==> flow/design.v <==
`timescale 1ns / 1ps
module Debouncer #(parameter CNT_BITS = 20) (
    input clk,
    input rst,
    input signal,   
    output reg signal_state,   
    output signal_up    
);
reg signal_sync_0;  always @(posedge clk) signal_sync_0 <= rst ? 1'b0 : signal;
reg signal_sync_1;  always @(posedge clk) signal_sync_1 <= rst ? 1'b0 : signal_sync_0;
reg [CNT_BITS-1:0] signal_cnt;
wire signal_idle = (signal_state==signal_sync_1);
wire signal_cnt_max = &signal_cnt;	 
always @(posedge clk)
if(rst)
begin
    signal_cnt <= 0;
    signal_state <= 1'b0;
end
else if(signal_idle)
    signal_cnt <= 0;   
else
begin
    signal_cnt <= signal_cnt + 1'b1;   
    if(signal_cnt_max) signal_state <= ~signal_state;   
end
assign signal_up   = ~signal_idle & signal_cnt_max &  signal_state;
endmodule
`timescale 10s / 1s
module clock_divisor #(parameter DIV_MAX = 50000000, parameter DIV_BITS = 26) (
    input clk_100MHz,
    input rst,
	 input reset,
    output reg clk_1Hz 
    );
reg[DIV_BITS-1:0] contador;
reg reset_last;
always @(posedge clk_100MHz)
begin
	if (rst)
	begin
		contador = 0;
		clk_1Hz <= 0;
		reset_last = 0;
	end
	else if (reset && reset != reset_last)
	begin
		contador = 0;
		clk_1Hz <= 0;
		reset_last = reset;
	end
	else
	begin
		if(contador != DIV_MAX)	
		begin
			contador = contador + 1 ; 
		end
		else
		begin
			contador = 0;
			clk_1Hz <= ~clk_1Hz; 
		end
		reset_last = reset;
	end
end
endmodule
`timescale 1ns / 1ps
module temporizador #(parameter DIV_MAX = 50000000, parameter DIV_BITS = 26) (
	 input clk_100MHz,
	 input rst,
    input[1:0]    value,
	 input   start_timer,
    output reg  t_expired, 
	 output reg reset
    );
reg[1:0] counter;
reg counting;
reg add_one;
reg add_one_last;
reg clk_1Hz_last;
wire clk_1Hz;
clock_divisor #(.DIV_MAX(DIV_MAX), .DIV_BITS(DIV_BITS)) clk_dev(
	.clk_100MHz(clk_100MHz),
	.rst(rst),
	.clk_1Hz(clk_1Hz),
	.reset(reset)
 );
always @(posedge clk_100MHz)
begin
	if(rst)
	begin
		counter = 0;
		counting = 0;
		add_one_last = 0;
		t_expired <= 0;
		reset <= 0;
	end
	else if(counting)
	begin
		if(add_one_last != add_one)
		begin
			add_one_last = add_one;
			counter = counter + 1;
		end
		else
		begin
			counter = counter;
		end
		if(counter >= value)
		begin
			t_expired <= 1;
			counting = 0;
			reset <= 0;
			add_one_last = add_one;
		end
		else
		begin
			reset <= 1;
			counting = 1;
			t_expired <= 0;
		end
	end
	else
	begin
		add_one_last = add_one;
		t_expired <= 0;
		if(start_timer)
		begin
			counting = 1;
			reset <= 1;
			counter = 0;
		end
		else
		begin
			counting =0;
			reset <= 0;
			counter = 0;	
		end
	end	
end
always @(posedge clk_100MHz)
begin
	if(rst)
	begin
		clk_1Hz_last <= 0;
		add_one <= 0;
	end
	else
	begin
		clk_1Hz_last <= clk_1Hz;
		if(clk_1Hz && !clk_1Hz_last)
			add_one <= ~ add_one;
	end
end
endmodule
`timescale 1ns / 1ps
module FSM(
    input clk,
    input rst,
    input ok,
    input t_expired,
	 input reset,
	 input [2:0] c_type,
    output reg [2:0]ing_type,
	 output reg start_timer,
	 output reg[7:3] ingredientes,
	 output reg cobrar,
	 output reg [2:0] c_type_saved
    );
  parameter INICIO  = 4'b0000,AGUA = 4'b0010,CAFE = 4'b0100, MILK  = 4'b0110,CHOCO = 4'b1000,AZUC = 4'b1010, COBRAR_WAIT = 4'b1111;
  parameter LAGUA = 4'b0001,LCAFE = 4'b0011, LMILK  = 4'b0101,LCHOCO = 4'b0111,LAZUC = 4'b1001, COBRAR = 4'b1011;
  reg   [3:0] state;
always @ (posedge clk)
begin  
if(rst)
begin
	state <=  INICIO;
	c_type_saved <= 0;
end
else if(reset == 1'b1)
begin
	state <=  INICIO;
end
else begin	
	case(state)
		  INICIO : if (ok == 1'b1)
					  begin
						  state <= LAGUA;
						  c_type_saved <= c_type;
					  end
					  else 
						  state <= INICIO;
		  LAGUA : state <= AGUA;
		  AGUA : if (t_expired) begin
						  state <= LCAFE; end
					  else 
						  state <= AGUA;
		  LCAFE: state <= CAFE;
		  CAFE :if (t_expired)begin
						  state <= LMILK; end
					  else 
						  state <= CAFE;
		  LMILK: state <= MILK;			  
		  MILK :if (t_expired) begin
						  state <= LCHOCO; end
					  else 
						  state <= MILK;
		  LCHOCO : state <= CHOCO;
		  CHOCO : if (t_expired) begin
						  state <= LAZUC; end
					  else 
						  state <= CHOCO;
		  LAZUC: state <= AZUC;
		  AZUC : if (t_expired) begin
						  state <= COBRAR; end
					  else 
						  state <= AZUC;
		  COBRAR: begin
					c_type_saved <= 0;
					state <= COBRAR_WAIT;
					end
		  COBRAR_WAIT: begin
					c_type_saved <= 0;
					state <= INICIO;
					end
		  default : state <= INICIO;
		 endcase
 end
end
always @(state) 
     begin
	  case(state)
      INICIO : begin
			ing_type =  3'b000;
			start_timer =  1'b0;
			ingredientes =  5'b00000;
			cobrar = 0;
               end
		LAGUA : begin
			 ing_type =  3'b001;
			 start_timer =  1'b0;
			 ingredientes =  5'b10000;
			 cobrar = 0;
             end
      AGUA : begin
			 ing_type =  3'b001;
			 start_timer =  1'b1;
			 ingredientes =  5'b10000;
			 cobrar = 0;
             end
		LCAFE : begin
             ing_type =  3'b010;
	          start_timer =  1'b0;
	          ingredientes =  5'b01000;
		       cobrar = 0;
             end
      CAFE : begin
             ing_type =  3'b010;
	          start_timer =  1'b1;
	          ingredientes =  5'b01000;
			    cobrar = 0;
             end
		LMILK: begin
             ing_type =  3'b011;
	          start_timer =  1'b0;
	          ingredientes =  5'b00100;
			    cobrar = 0;
             end		 
	   MILK: begin
             ing_type =  3'b011;
	          start_timer =  1'b1;
	          ingredientes =  5'b00100;
			    cobrar = 0;
             end
		LCHOCO : begin
				ing_type =  3'b100;
				start_timer =  1'b0;
				ingredientes =  5'b00010;
			   cobrar = 0;
				end
      CHOCO : begin
				ing_type =  3'b100;
				start_timer =  1'b1;
				ingredientes =  5'b00010;
			   cobrar = 0;
				end
		LAZUC : begin
			ing_type =  3'b101;
			start_timer=  1'b0;
			ingredientes=  5'b00001;
			cobrar = 0;
			end
      AZUC : begin
			ing_type =  3'b101;
			start_timer=  1'b1;
			ingredientes=  5'b00001;
			cobrar = 0;
			end
		COBRAR : begin
			ing_type =  3'b000;
			start_timer=  1'b0;
			ingredientes=  5'b00000;
			cobrar = 1;
			end
		COBRAR_WAIT : begin
			ing_type =  3'b000;
			start_timer=  1'b0;
			ingredientes=  5'b00000;
			cobrar = 0;
			end
     default : begin
					ing_type =  3'b000;
					start_timer=  1'b0;
               ingredientes =  5'b00000;
					cobrar = 0;
               end
    endcase
   end
 endmodule  
`timescale 1ns / 1ps
module Comparador(
	 input clk,
	 input rst,
    input [3:0] dinero,
    input [2:0] c_type,
    output reg ok,
    output reg [3:0] cambio
    );
reg [3:0] precio;
always @ (posedge clk)
begin
	case(c_type)
		3'b001: precio = 3;
		3'b010: precio = 4;
		3'b011: precio = 5;
		3'b100: precio = 7;
		default: precio = 0;	
	endcase
	if (rst)
	begin
		ok <= 0;
		cambio <= 0;
	end
	else if (precio !=0)
	begin
		if(dinero >= precio)
		begin
			ok <= 1;
			cambio  <= dinero - precio;
		end
      else
		begin
			ok <= 0;
			cambio <= 0;
		end
	end
	else
	begin
		ok <= 0;
		cambio <= 0;
	end
end
endmodule
`timescale 1ns / 1ps
module Contador(
	 input clk,
	 input rst,
    input one,
    input five,
    input reset,
    output reg [3:0] total
    );
	always @(posedge clk)
		if (rst || reset) total <= 0 ;
		else 
		begin
			if (one) total <= total + 1 ;
			if (five) total <= total + 5 ;
		end
endmodule
`timescale 1ns / 1ps
module SelectBebida(
    input [3:0] switches,
    output reg [2:0] c_type
    );
always @(*)
begin
	case (switches)
			4'b0001 : c_type = 3'b001;
			4'b0010 : c_type = 3'b010;
			4'b0100 : c_type = 3'b011;
			4'b1000 : c_type = 3'b100;
			default : c_type = 3'b000;
	endcase
end
endmodule
`timescale 1ns / 1ps
module TimeSelector(
    input [2:0] c_type,
    input [2:0] ing_type,
    output reg [1:0] t_value
    );
always @(*)
begin
		if (c_type == 3'b001)
			case(ing_type)
				3'b001: t_value = 2;
				3'b010: t_value = 3;
				3'b011: t_value = 0;
				3'b100: t_value = 0;
				3'b101: t_value = 1;
				default: t_value = 0;
			endcase
		else if (c_type == 3'b010)
			case(ing_type)
				3'b001: t_value = 2;
				3'b010: t_value = 2;
				3'b011: t_value = 1;
				3'b100: t_value = 0;
				3'b101: t_value = 1;
				default: t_value = 0;
			endcase
		else if (c_type == 3'b011)
			case(ing_type)
				3'b001: t_value = 2;
				3'b010: t_value = 1;
				3'b011: t_value = 2;
				3'b100: t_value = 0;
				3'b101: t_value = 1;
				default: t_value = 0;
			endcase
		else if (c_type == 3'b100)
			case(ing_type)
				3'b001: t_value = 1;
				3'b010: t_value = 1;
				3'b011: t_value = 1;
				3'b100: t_value = 2;
				3'b101: t_value = 1;
				default: t_value = 0;
			endcase
		else
			t_value = 0;	
end
endmodule
`timescale 1ns / 1ps
module binto7seg(
	 input clk,
	 input rst,
    input  [3:0] binary,
    output reg [6:0] seg
    );
always @(posedge clk)
if (rst)
seg <= 7'b1000000;
else
case (binary)
4'b0000 :       
seg <= 7'b1000000;
4'b0001 :    	 
seg <= 7'b1111001;
4'b0010 :  		 
seg <= 7'b0100100; 
4'b0011 : 		 
seg <= 7'b0110000;
4'b0100 :		 
seg <= 7'b0011001;
4'b0101 :		 
seg <= 7'b0010010;  
4'b0110 :		 
seg <= 7'b0000010;
4'b0111 :		 
seg <= 7'b1111000;
4'b1000 :     	 
seg <= 7'b0000000;
4'b1001 :    	 
seg <= 7'b0010000;
4'b1010 :  		 
seg <= 7'b0001000; 
4'b1011 : 		 
seg <= 7'b0000011;
4'b1100 :		 
seg <= 7'b1000110;
4'b1101 :		 
seg <= 7'b0100001;
4'b1110 :		 
seg <= 7'b0000110;
4'b1111 :		 
seg <= 7'b0001110;
endcase
endmodule
`timescale 1ns / 1ps
module deco(
	 input clk,
	 input rst,
    input [1:0] in,
    output reg [3:0] out
    );
always@(posedge clk)
begin
	if (rst)
	  out <= 4'b1111;
	else
	case (in)
	  2'b00 : out <= 4'b1110;
	  2'b01 : out <= 4'b1101;
	  2'b10 : out <= 4'b1011;
	  2'b11 : out <= 4'b0111;
	  default : out <= 0;
	endcase
end
endmodule
`timescale 1ns / 1ps
module seven_segment #(parameter SEG_BITS = 17) (
	 input clk,
	 input rst,
    input [3:0] in,
    output [6:0] seg,
    output [3:0] an
  );
reg [SEG_BITS-1:0] contador; 
reg [1:0] an_select;
reg [3:0] x;
reg [3:0] unidades;
reg decenas;
binto7seg toseg (
		.clk(clk),
		.rst(rst),
		.binary(x),
		.seg(seg)
);
deco deco (
		.clk(clk),
		.rst(rst),
		.in(an_select),
		.out(an)
);
always @(posedge clk)
if (rst)
begin
contador <= 0;
an_select <= 0;
x <= 0;
unidades <= 0;
decenas <= 0;
end
else
begin
contador <= contador + 1; 
if(&contador)
 begin
	if (in > 9)
	begin
		decenas <= 1;
		unidades <= in - 10;
	end
	else
	begin
		decenas <= 0;
		unidades <= in;
	end
	contador <= 0;
	an_select <= an_select + 1;
	case (an_select)
			2'b01 : x <= unidades;
			2'b10 : x <= decenas;
			2'b11 : x <= 0;
			2'b00 : x <= 0;
			default : x <= 0;
	endcase
 end
end
endmodule
`timescale 1ns / 1ps
module main(
    input clk,
    input rst,
    input btnl,
	 input btnd,
	 input btnr,
	 input btnp,
	 input [3:0] speed,
    output [7:0] led,
	 output [6:0] seg,
	 output [3:0] an
    );
localparam DB_BITS  = 10;    
localparam DIV_MAX  = 2999;  
localparam DIV_BITS = 12;
localparam SEG_BITS = 10;    
wire [3:0] bebida;
wire [3:0] total;
wire [3:0] cambio;
reg [3:0] display;
wire reset_wire; 
wire reset_contador_wire;
wire cobrar_wire;
wire cancel_wire; 
wire hundred_wire; 
wire five_hundred_wire;
wire [2:0] c_type;
wire [2:0] c_type_saved;
wire t_expired;
wire [2:0] ing_type;
wire [1:0] t_value;
wire on_temp;
wire start_timer;
wire ok;
assign led[1:0] = 2'b00;
Debouncer #(.CNT_BITS(DB_BITS)) coffee(
	.clk(clk),
	.rst(rst),
	.signal(speed[0]),
	.signal_state(bebida[0])
);
Debouncer #(.CNT_BITS(DB_BITS)) coffee_milk(
	.clk(clk),
	.rst(rst),
	.signal(speed[1]),
	.signal_state(bebida[1])
);
Debouncer #(.CNT_BITS(DB_BITS)) cappuc(
	.clk(clk),
	.rst(rst),
	.signal(speed[2]),
	.signal_state(bebida[2])
);
Debouncer #(.CNT_BITS(DB_BITS)) mocca(
	.clk(clk),
	.rst(rst),
	.signal(speed[3]),
	.signal_state(bebida[3])
);
Debouncer #(.CNT_BITS(DB_BITS)) cancel(
		.clk(clk),
	.rst(rst),
		.signal(btnd),
		.signal_state(cancel_wire)
);
Debouncer #(.CNT_BITS(DB_BITS)) reset(
		.clk(clk),
	.rst(rst),
		.signal(btnp),
		.signal_state(reset_wire)
);
Debouncer #(.CNT_BITS(DB_BITS)) hundred_coin(
		.clk(clk),
	.rst(rst),
		.signal(btnl),
		.signal_up(hundred_wire)
);
Debouncer #(.CNT_BITS(DB_BITS)) five_hundred_coin(
		.clk(clk),
	.rst(rst),
		.signal(btnr),
		.signal_up(five_hundred_wire)
);
SelectBebida selector(
	.switches(bebida),
	.c_type(c_type)
);
seven_segment #(.SEG_BITS(SEG_BITS)) seven_seg(
		.clk(clk),
	.rst(rst),
		.in(display),
		.seg(seg),
		.an(an)
);
Comparador comparador (
	.clk(clk),
	.rst(rst),
	.dinero(total),
	.c_type(c_type),
	.cambio(cambio),
	.ok(ok)
);
assign reset_contador_wire = cancel_wire||cobrar_wire;
Contador monedero(
		.clk(clk),
	.rst(rst),
		.one(hundred_wire),
		.five(five_hundred_wire),
		.reset(reset_contador_wire),
		.total(total)
);
temporizador #(.DIV_MAX(DIV_MAX), .DIV_BITS(DIV_BITS)) temp(
	.clk_100MHz(clk),
	.rst(rst),
	.value(t_value),
	.start_timer(start_timer),
	.t_expired(t_expired),	
	.reset(on_temp)
);
clock_divisor #(.DIV_MAX(DIV_MAX), .DIV_BITS(DIV_BITS)) clk_1Hz(
	.clk_100MHz(clk),
	.rst(rst),
	.clk_1Hz(led[2]),
	.reset(on_temp)
 );
TimeSelector time_select(
	.c_type(c_type_saved),
	.ing_type(ing_type),
	.t_value(t_value)
 );
FSM fsm(
		.clk(clk),
	.rst(rst),
		.ok(ok),
		.c_type(c_type),
		.t_expired(t_expired),
		.reset(reset_wire),
		.ing_type(ing_type),
		.start_timer(start_timer),
		.ingredientes(led[7:3]),
		.cobrar(cobrar_wire),
		.c_type_saved(c_type_saved)
    );
always@(posedge clk)
begin
	if(rst)
		display <= 0;
	else if(cambio !=0)
		display <= cambio;
	else
		display <= total;
end
endmodule
# ---- From RTL to reports: main
# The steps from the RTL of main to its reports follow in flow order.
# Lines are those of the file above, counted from 1.
# Cell names lack the library's common part.
# A cell with - has no value.
dict set report design {
  top {main}
  clock_port {clk}
  library {sky130hd}
  lib_corner {tt_025C_1v80}
}

# ---- Word level
# Source: Yosys, flattened and elaborated, memories not mapped. Widths are those after wreduce. Print and check cells do not count.
# Yosys's memory passes give these memory sizes; they may raise the number of words (mostly to a power of two), join words into wider ones and drop unused or constant bits.
dict set report bits {
  ff_bits 183
  romBits 272
  clocked_rd_ports_x_width 17
  n_memories 2
  input_bits 10
  elab_cells 235
}
# name size width read_ports wr line
set mem_list {}
lappend mem_list {{(no name shown)} 16 10 1 0 232} ;# case(state)
lappend mem_list {{(no name shown)} 16 7 1 0 456} ;# case (binary)
dict set report classes {
  n_addsub 17
  cmp 3
  n_eq 46
  mux 38
  bitwise 28
  n_reduce_logical 46
}
# op n
set ops {}
lappend ops {{10-bit by 1-bit adder with 10-bit output (second input constant)} 9}
lappend ops {{11-bit AND reduction} 8}
lappend ops {{4-bit case mux with 12-bit select} 1}
lappend ops {{2-bit OR reduction} 19}
lappend ops {{10-bit AND reduction} 3}
lappend ops {{1-bit NOT} 24}
lappend ops {{12-bit by 1-bit adder with 12-bit output (second input constant)} 2}
lappend ops {{12-bit != test (second input constant)} 2}
lappend ops {{4-bit equality test (second input constant)} 6}
lappend ops {{3-bit case mux with 4-bit select} 2}
lappend ops {{4-bit by 3-bit equality test with 1-bit output (second input constant)} 5}
lappend ops {{4-bit two-way mux} 5}
lappend ops {{3-bit by 2-bit equality test with 1-bit output (second input constant)} 6}
lappend ops {{4-bit case mux with 4-bit select} 1}
lappend ops {{1-bit two-way mux} 15}
lappend ops {{2-bit two-way mux} 7}
lappend ops {{3-bit equality test (second input constant)} 4}
lappend ops {{4-bit by 2-bit equality test with 1-bit output (second input constant)} 3}
lappend ops {{4-bit case mux with 3-bit select} 1}
lappend ops {{2-bit case mux with 2-bit select} 3}
lappend ops {{3-bit by 1-bit equality test with 1-bit output (second input constant)} 3}
lappend ops {{3-bit OR reduction} 3}
lappend ops {{1-bit equality test} 8}
lappend ops {{4-bit by 1-bit equality test with 1-bit output (second input constant)} 2}
lappend ops {{4-bit nonzero test} 2}
lappend ops {{3-bit case mux with 2-bit select} 1}
lappend ops {{2-bit case mux with 3-bit select} 1}
lappend ops {{1-bit bitwise AND} 4}
# Other operator kinds: 22; their cells: 28.

# ---- Logic depth
# Yosys ltp: most cells in a row. Word level: on the elaborated netlist, between registers, memories and ports. Mapped: between sequential cells and ports; inverters and the memories' decode and read muxes count.
dict set report logic_depth {
  word_depth 10
  ABC_AREA 0
  mapped_depth 11
  depth_no_buf 10
}

# ---- After synthesis
# The flow's flattened synthesis, as Yosys stat reports it; memories are mapped. The netlist is that of the ABC_AREA named above (0 if unset); the other value can give another one.
# The area totals of this step are shown rounded.
# cell n area_total_um2
set by_type {}
lappend by_type {dfxtp_1 201 4.02E+03}
lappend by_type {nor2_1 134 502.982}
lappend by_type {xor2_1 54 472.954}
lappend by_type {xnor2_1 48 420.403}
lappend by_type {ha_1 33 412.896}
lappend by_type {nand2_1 65 243.984}
lappend by_type {a21oi_1 47 235.226}
lappend by_type {nand3_1 46 230.221}
lappend by_type {and3_1 27 168.912}
lappend by_type {nor2b_1 26 162.656}
lappend by_type {o21ai_0 29 145.139}
lappend by_type {inv_1 35 131.376}
lappend by_type {nor3_1 26 130.125}
lappend by_type {nand4_1 17 106.352}
lappend by_type {or3_1 14 87.584}
lappend by_type {and4_1 9 78.826}
lappend by_type {clkbuf_1 19 71.318}
lappend by_type {nor4_1 8 50.048}
# Other cell types: 43; their cells: 104.
dict set report mapped {
  cells 942
  synth_area_um2 8521
  seqArea_um2 4024
  flip_flops 201
  buffers 29
}
# By module: a second synthesis without flattening, with its own total; a netlist apart from the flattened one above.
dict set report unflattened {
  cells_unflattened 987
  area_unflattened_um2 9180
}
# Rows give one instance, submodules left out.
# module n_inst cells area_um2 seq_area_um2
set modules {}
lappend modules {{Debouncer #(CNT_BITS=10)} 8 58 534.3 260.2}
lappend modules {clock_divisor 2 66 613.1 280.3}
lappend modules {{seven_segment #(SEG_BITS=10)} 1 113 1032 420.4}
lappend modules {FSM 1 103 937.1 340.3}
lappend modules {binto7seg 1 44 451.7 140.1}
lappend modules {Comparador 1 31 307.8 100.1}
lappend modules {temporizador 1 31 306.5 140.1}
lappend modules {Contador 1 18 188.9 80.1}
lappend modules {main 1 20 180.2 80.1}
lappend modules {TimeSelector 1 18 127.6 0.0}
lappend modules {deco 1 8 111.4 80.1}
lappend modules {SelectBebida 1 5 36.3 0.0}

# ---- Timing after synthesis
# OpenSTA on the mapped netlist: ideal clock, no wires. The path of least setup slack (recovery checks aside). Input and output delay are each 20% of the period. Register names are those of the netlist, which keeps one name where synthesis merged equal registers.
dict set report synth_path {
  kind {input to register}
  from {input port rst}
  to {register (no name shown)}
  period_ps 10000
  in_delay_ps 2000
  setup_time_ps 115
  t_first_pin_ps 2000
  arrival_ps 3716
  required_ps 9885
  path_slack_ps 6170
  path_delay_ps 1831
  path_stages 10
  path_buffers 1
  period_less_setup_slack_ps 3830
}
# "path_delay_ps" is the arrival time less input delay plus setup time.
# "path_stages" counts driving pins, that of a launching flip-flop among them; a cell with two outputs on the path counts twice.
# "period_less_setup_slack_ps" is the clock period less the worst setup slack; recovery checks do not enter. This is arithmetic on one report: input and output delays are still those of the set period (20% each).
# Between the ends stands the longest chain of elaborated cells between them, by number of cells; it is not shown to be the way that was timed. Of several equally long chains one is given.
# A line is the first line of the expression or statement that the cell stems from. Yosys adds cells for indexed reads and writes and turns some case tables into memories.
dict set report synth_between {
  path_cell_list {clkbuf_1 > or2_2 > a21oi_1 > o21a_1 > o21a_1 > ha_1 > and3b_1 > o21ai_0 > a21oi_1 > o21a_1}
  elab_chain_cells 2
}
# item line
set synth_rtl {}
lappend synth_rtl {{start: declaration} 576} ;# input rst,
lappend synth_rtl {{2-bit OR reduction} -}
lappend synth_rtl {{4-bit two-way mux} -}

# ---- Timing after layout
# From the final timing report of job 2: the path of least setup slack in the routed layout; clock arrival at registers is part of the times.
# The path's times are printed in steps of 10 ps; the period is the one set.
dict set report layout_path {
  kind {input to register}
  from {input port rst}
  to {register (no name shown)}
  period_ps 10000
  in_delay_ps 2000
  setup_time_ps 90
  t_first_pin_ps 2000
  arrival_ps 4080
  required_ps 10380
  path_slack_ps 6300
  path_stages 10
  path_buffers 1
}
# Between the ends stands the longest chain of elaborated cells between them, by number of cells; it is not shown to be the way that was timed. Of several equally long chains one is given.
dict set report layout_between {
  path_cell_list {buf_2 > or2_2 > a21oi_1 > o21a_1 > o21a_1 > ha_1 > and3b_1 > o21ai_0 > a21oi_1 > o21a_1}
  elab_chain_cells 2
}
# item line
set layout_rtl {}
lappend layout_rtl {{start: declaration} 576} ;# input rst,
lappend layout_rtl {{2-bit OR reduction} -}
lappend layout_rtl {{4-bit two-way mux} -}

; 3 stored runs of main in the flow (synthesis by Yosys, layout by OpenROAD, sky130hd cells), in arbitrary order. Constraints: input delay and output delay 20% of the set period each, output load 0.01 pF.
; "period_reached_ps" is the run's clock period less its worst setup slack. It is reckoned from that one timing run; input and output delays stay at 20% of the period that was set.
; "worst_setup_path_time_ps" means the part of the period allowed to the worst setup path (the constraints hold back 20% at inputs and 20% at outputs) less its slack; where the path has registers, the arrival times of their clocks count too.
; "total_power_w": no workload was simulated; the value follows from the tool's default switching activity.
; "worst_setup_path_time_ps" is given in steps of 10 ps.
; Values from the reports are rounded here.

[job 1: settings]
ABC_AREA = 1
CELL_PAD_IN_SITES_DETAIL_PLACEMENT = 0
CELL_PAD_IN_SITES_GLOBAL_PLACEMENT = 3
CORE_MARGIN = 6
CORE_UTILIZATION = 42
GPL_TIMING_DRIVEN = 1
MIN_ROUTING_LAYER = met1
PLACE_DENSITY_LB_ADDON = 0.08
SETUP_SLACK_MARGIN = 0.25
SLEW_MARGIN = 0
TNS_END_PERCENT = 50
period_ns = 6.71
CAP_MARGIN = 20
[job 1: results]
outcome = stopped before the end: placement reported FLW-0024

[job 2: settings]
CELL_PAD_IN_SITES_DETAIL_PLACEMENT = 1
CORE_ASPECT_RATIO = 0.51
CORE_MARGIN = 6
CTS_CLUSTER_DIAMETER = 50
CTS_CLUSTER_SIZE = 49
MAX_ROUTING_LAYER = met4
TNS_END_PERCENT = 40
period_ns = 10.0
CAP_MARGIN = 20
CORE_UTILIZATION = 40
SLEW_MARGIN = 20
[job 2: results]
final_hold_ws_ps = 450
fin_tns_ps = 0
synthArea_um2 = 8521
worst_setup_path_time_ps = 1700
worst_path_kind = input to register
ws_setup_ps = 6302
total_power_w = 0.00147
dieArea_um2 = 25150
layout_stdcell_area_um2 = 9518
period_reached_ps = 3698

[job 3: settings]
ABC_AREA = 1
CAP_MARGIN = 30
CELL_PAD_IN_SITES_DETAIL_PLACEMENT = 1
CELL_PAD_IN_SITES_GLOBAL_PLACEMENT = 0
CORE_ASPECT_RATIO = 0.55
CORE_MARGIN = 5
CORE_UTILIZATION = 16
CTS_CLUSTER_SIZE = 26
GPL_TIMING_DRIVEN = 0
HOLD_SLACK_MARGIN = 0.22
MAX_ROUTING_LAYER = met5
MIN_ROUTING_LAYER = met2
PLACE_DENSITY_LB_ADDON = 0.19
SLEW_MARGIN = 0
period_ns = 2.79
[job 3: results]
final_hold_ws_ps = 404
fin_tns_ps = 0
synthArea_um2 = 8808
worst_setup_path_time_ps = 2160
worst_path_kind = register to register
ws_setup_ps = 633
total_power_w = 0.006137
dieArea_um2 = 60060
layout_stdcell_area_um2 = 10700
period_reached_ps = 2157
